==> flow/design.v <==
module top#(parameter m = 7)(
    input clk,
    input signed [m-1:0]noise_in,
    output reg signed [2*m-1:0]filter_out
);
    localparam signed [m-1:0] tap0 = 5;
    localparam signed [m-1:0] tap1 = 8;
    localparam signed [m-1:0] tap2 = 11;
    localparam signed [m-1:0] tap3 = 15;
    localparam signed [m-1:0] tap4 = 17;
    localparam signed [m-1:0] tap5 = 18;
    localparam signed [m-1:0] tap6 = 17;
    localparam signed [m-1:0] tap7 = 15;
    localparam signed [m-1:0] tap8 = 11;
    localparam signed [m-1:0] tap9 = 8;
    localparam signed [m-1:0] tap10 = 5;
    reg signed [m-1:0] register_0;
    reg signed [m-1:0] register_1;
    reg signed [m-1:0] register_2;
    reg signed [m-1:0] register_3;
    reg signed [m-1:0] register_4;
    reg signed [m-1:0] register_5;
    reg signed [m-1:0] register_6;
    reg signed [m-1:0] register_7;
    reg signed [m-1:0] register_8;
    reg signed [m-1:0] register_9;
    always@(posedge clk) begin
        register_0 <= noise_in;
        register_1 <= register_0;
        register_2 <= register_1;
        register_3 <= register_2;
        register_4 <= register_3;
        register_5 <= register_4;
        register_6 <= register_5;
        register_7 <= register_6;
        register_8 <= register_7;
        register_9 <= register_8;  
        filter_out <=  noise_in * tap0 +
                            register_0 * tap1 +
                            register_1 * tap2 +
                            register_2 * tap3 +
                            register_3 * tap4 +
                            register_4 * tap5 +
                            register_5 * tap6 +
                            register_6 * tap7 +
                            register_7 * tap8 +
                            register_8 * tap9 +
                            register_9 * tap10;
    end
endmodule
### Tool chain data of top

The steps from the RTL of top to its reports follow in flow order.
Line numbers count from 1 in the design file above.
Operators carry their Yosys type and port widths (W data, S select, Z words).
A cell with - has no value.

| set-up | value |
|---|---|
| top | top |
| clock port | clk |
| cell library | sky130hd |
| timing corner | tt_025C_1v80 |

### Elaborated design

Yosys after proc, flatten, opt, wreduce and memory -nomap, before mapping. Enables and synchronous resets that opt folds into registers are not counted as muxes. Memory bits, and registers merged into a memory's read port (data or address), are not among the register bits. Print and check cells are not counted. Equal cells are merged and count once.

| word-level totals | value |
|---|---|
| input bits | 8 |
| bits in registers | 84 |
| word-level cells | 30 |

| operators by class | value |
|---|---|
| $mul | 9 |
| $add $sub $neg | 10 |

Operators with widths:

| operator | count |
|---|---|
| $mul A7 B5 Y12 const B | 5 |
| $mul A7 B6 Y13 const B | 2 |
| $mul A7 B4 Y11 const B | 2 |
| $add A14 B13 Y14 | 3 |
| $add A14 B12 Y14 | 2 |
| $add A13 B12 Y14 | 1 |
| $add A14 B10 Y14 | 1 |
| $add A14 B11 Y14 | 1 |
| $add A12 B12 Y13 | 1 |
| $add A11 B10 Y12 | 1 |

### Depth

Depth = most cells in a row (Yosys ltp): at word level without a register or memory, in the mapped netlist without a sequential cell, where the memories' decode and read muxes count.

| logic depth | value |
|---|---|
| depth after elaboration | 11 |
| ABC_AREA | 0 |
| gate-level depth with buffers | 24 |
| depth with buffers taken out | 24 |

### Synthesis result

Source: synth_stat.txt of the flow (Yosys; design flattened, memories mapped). It holds for the ABC_AREA given above (unset counts as 0); a run with the other value may have another netlist.

Cells by type:

| cell | count | area in all (um^2) |
|---|---|---|
| sky130_fd_sc_hd__fa_1 | 186 | 3.72E+03 |
| sky130_fd_sc_hd__ha_1 | 163 | 2.04E+03 |
| sky130_fd_sc_hd__dfxtp_1 | 84 | 1.68E+03 |
| sky130_fd_sc_hd__inv_1 | 311 | 1,167.37 |
| sky130_fd_sc_hd__xnor2_1 | 25 | 218.96 |
| sky130_fd_sc_hd__xor2_1 | 7 | 61.309 |
| sky130_fd_sc_hd__a21oi_1 | 11 | 55.053 |
| sky130_fd_sc_hd__o21ai_0 | 9 | 45.043 |
| sky130_fd_sc_hd__nor2_1 | 8 | 30.029 |
| sky130_fd_sc_hd__and2_1 | 4 | 25.024 |
| sky130_fd_sc_hd__or2_2 | 4 | 25.024 |
| sky130_fd_sc_hd__a21o_1 | 3 | 22.522 |
| sky130_fd_sc_hd__xnor3_1 | 1 | 22.522 |
| sky130_fd_sc_hd__a211oi_1 | 2 | 15.014 |
| sky130_fd_sc_hd__nand2_1 | 4 | 15.014 |
| sky130_fd_sc_hd__nand3b_1 | 2 | 15.014 |
| sky130_fd_sc_hd__o21a_1 | 2 | 15.014 |
| sky130_fd_sc_hd__nor2b_1 | 2 | 12.512 |

Not listed: further types 8, cells in them 9.

| synthesis totals | value |
|---|---|
| mapped flip-flops | 84 |
| buffer cells | 2 |
| chip area (Yosys) | 0.0092526 mm^2 |
| mapped cells | 837 |
| area of sequential cells | 0.0016816 mm^2 |

### Worst setup path after synthesis

Source: OpenSTA report_checks on the synthesized netlist (no wires, ideal clock, input and output delay 20% of the period each), path of least setup slack; recovery checks are left aside. Register names are those of the netlist, which keeps one name where synthesis merged equal registers.

| path post-synthesis | value |
|---|---|
| path type | input to register |
| start | input port noise_in[6] |
| end | register filter_out[11] |
| setup slack | 2.112 ns |
| required time | 9.928 ns |
| arrival | 7.816 ns |
| delay of the path | 5.888 ns |
| clock period | 10.0 ns |
| stages | 22 |
| time at the first pin | 2.000 ns |
| period reached after synthesis | 7.888 ns |

"delay of the path" is the arrival time less input delay plus setup time.
"stages" counts driving pins, that of a launching flip-flop among them; a cell with two outputs on the path counts twice.
"period reached after synthesis" = period - worst setup slack (recovery checks aside). The figure is calculated, with input and output delays left at 20% of the set period.
Between the ends stands the longest chain of elaborated cells between them, by number of cells; it is not shown to be the way that was timed. Of several equally long chains one is given.
A line is the first line of the expression or statement that the cell stems from. Yosys adds cells for indexed reads and writes and turns some case tables into memories.

| between the ends, post-synthesis | value |
|---|---|
| path through | sky130_fd_sc_hd__inv_1 sky130_fd_sc_hd__fa_1 sky130_fd_sc_hd__inv_1 sky130_fd_sc_hd__ha_1 sky130_fd_sc_hd__fa_1 sky130_fd_sc_hd__fa_1 sky130_fd_sc_hd__inv_1 sky130_fd_sc_hd__fa_1 sky130_fd_sc_hd__inv_1 sky130_fd_sc_hd__fa_1 sky130_fd_sc_hd__fa_1 sky130_fd_sc_hd__fa_1 sky130_fd_sc_hd__inv_1 sky130_fd_sc_hd__fa_1 sky130_fd_sc_hd__inv_1 sky130_fd_sc_hd__ha_1 sky130_fd_sc_hd__and2_1 sky130_fd_sc_hd__o21ai_0 sky130_fd_sc_hd__nand3b_1 sky130_fd_sc_hd__a21o_1 sky130_fd_sc_hd__a21oi_1 sky130_fd_sc_hd__xnor2_1 |
| cells in the longest elaborated chain | 11 |
| elaborated cells between the ends (all ways) | 11 |
| source lines of those cells | 1 |

Ends and longest elaborated chain, post-synthesis:

| what | line | text |
|---|---|---|
| start: declaration | 3 | `input signed [m-1:0]noise_in,` |
| $mul A7 B4 Y11 | 38 | `filter_out <=  noise_in * tap0 +` |
| $add A11 B10 Y12 | 38 |  |
| $add A12 B12 Y13 | 38 |  |
| $add A13 B12 Y14 | 38 |  |
| $add A14 B13 Y14 x3 | 38 |  |
| $add A14 B12 Y14 x2 | 38 |  |
| $add A14 B10 Y14 | 38 |  |
| $add A14 B11 Y14 | 38 |  |
| end: assignment | 38 |  |
| end: declaration | 4 | `output reg signed [2*m-1:0]filter_out` |

### Worst path after layout

Path of least setup slack in the final report of flow run A (OpenROAD, finished layout, wires in). Where an end is a register, its clock arrival counts in the times.

| path post-layout | value |
|---|---|
| path type | input to register |
| start | input port noise_in[6] |
| end | register filter_out[11] |
| time at the first pin | 2.00 ns |
| arrival | 9.23 ns |
| setup slack | 1.04 ns |
| required time | 10.28 ns |
| stages | 23 |
| clock period | 10.0 ns |

Between the ends stands the longest chain of elaborated cells between them, by number of cells; it is not shown to be the way that was timed. Of several equally long chains one is given.

| between the ends, post-layout | value |
|---|---|
| path through | sky130_fd_sc_hd__clkdlybuf4s50_1 sky130_fd_sc_hd__inv_1 sky130_fd_sc_hd__fa_1 sky130_fd_sc_hd__inv_1 sky130_fd_sc_hd__ha_1 sky130_fd_sc_hd__fa_1 sky130_fd_sc_hd__fa_1 sky130_fd_sc_hd__inv_1 sky130_fd_sc_hd__fa_1 sky130_fd_sc_hd__inv_1 sky130_fd_sc_hd__fa_1 sky130_fd_sc_hd__fa_1 sky130_fd_sc_hd__fa_1 sky130_fd_sc_hd__inv_1 sky130_fd_sc_hd__fa_1 sky130_fd_sc_hd__inv_1 sky130_fd_sc_hd__ha_1 sky130_fd_sc_hd__and2_1 sky130_fd_sc_hd__o21ai_0 sky130_fd_sc_hd__nand3b_1 sky130_fd_sc_hd__a21o_1 sky130_fd_sc_hd__a21oi_1 sky130_fd_sc_hd__xnor2_1 |
| cells in the longest elaborated chain | 11 |
| elaborated cells between the ends (all ways) | 11 |
| source lines of those cells | 1 |

Ends and longest elaborated chain, post-layout:

| what | line | text |
|---|---|---|
| start: declaration | 3 | `input signed [m-1:0]noise_in,` |
| $mul A7 B4 Y11 | 38 | `filter_out <=  noise_in * tap0 +` |
| $add A11 B10 Y12 | 38 |  |
| $add A12 B12 Y13 | 38 |  |
| $add A13 B12 Y14 | 38 |  |
| $add A14 B13 Y14 x3 | 38 |  |
| $add A14 B12 Y14 x2 | 38 |  |
| $add A14 B10 Y14 | 38 |  |
| $add A14 B11 Y14 | 38 |  |
| end: assignment | 38 |  |
| end: declaration | 4 | `output reg signed [2*m-1:0]filter_out` |

top through Yosys and OpenROAD on sky130hd: 3 stored runs, unordered, with their settings and measured results. The constraints put input and output delay at 20% of the set period each and load the outputs with 0.01 pF.
"period reached" = clock period - worst setup slack. The figure is calculated, with input and output delays left at 20% of the set period.

#### Flow run A

| setting | value |
|---|---|
| CELL_PAD_IN_SITES_GLOBAL_PLACEMENT | `3` |
| CORE_UTILIZATION | `40` |
| CTS_CLUSTER_DIAMETER | `225` |
| GPL_TIMING_DRIVEN | `0` |
| HOLD_SLACK_MARGIN | `-0.06` |
| MAX_ROUTING_LAYER | `met4` |
| MIN_ROUTING_LAYER | `met2` |
| PLACE_DENSITY | `0.54` |
| period_ns | `10.0` |
| CAP_MARGIN | `20` |
| CORE_MARGIN | `2` |
| SLEW_MARGIN | `20` |

| result | value |
|---|---|
| utilization | 44.8% |
| standard-cell area after layout | 0.0101335 mm^2 |
| period reached | 8.959 ns |
| worst hold slack in the final report | 0.348 ns |
| synthesized cell area | 0.0092526 mm^2 |
| worst setup slack after layout | 1.041 ns |
| overall die area | 0.0243641 mm^2 |
| post-route setup TNS | 0.000 ns |

#### Flow run B

| setting | value |
|---|---|
| CELL_PAD_IN_SITES_GLOBAL_PLACEMENT | `1` |
| CORE_MARGIN | `8` |
| CORE_UTILIZATION | `57` |
| GPL_ROUTABILITY_DRIVEN | `1` |
| PLACE_DENSITY_LB_ADDON | `0.18` |
| SLEW_MARGIN | `40` |
| period_ns | `6.59` |
| CAP_MARGIN | `20` |

| result | value |
|---|---|
| utilization | 66.9% |
| standard-cell area after layout | 0.0106314 mm^2 |
| period reached | 6.907 ns |
| worst hold slack in the final report | 0.353 ns |
| synthesized cell area | 0.0092526 mm^2 |
| worst setup slack after layout | -0.317 ns |
| overall die area | 0.020565 mm^2 |
| post-route setup TNS | -1.159 ns |

#### Flow run C

| setting | value |
|---|---|
| CELL_PAD_IN_SITES_GLOBAL_PLACEMENT | `0` |
| CORE_UTILIZATION | `40` |
| CTS_CLUSTER_DIAMETER | `225` |
| HOLD_SLACK_MARGIN | `-0.06` |
| MAX_ROUTING_LAYER | `met4` |
| PLACE_DENSITY | `0.54` |
| period_ns | `10.0` |
| CAP_MARGIN | `20` |
| CORE_MARGIN | `2` |
| SLEW_MARGIN | `20` |

Unfinished; error DRT-0255 in routing.
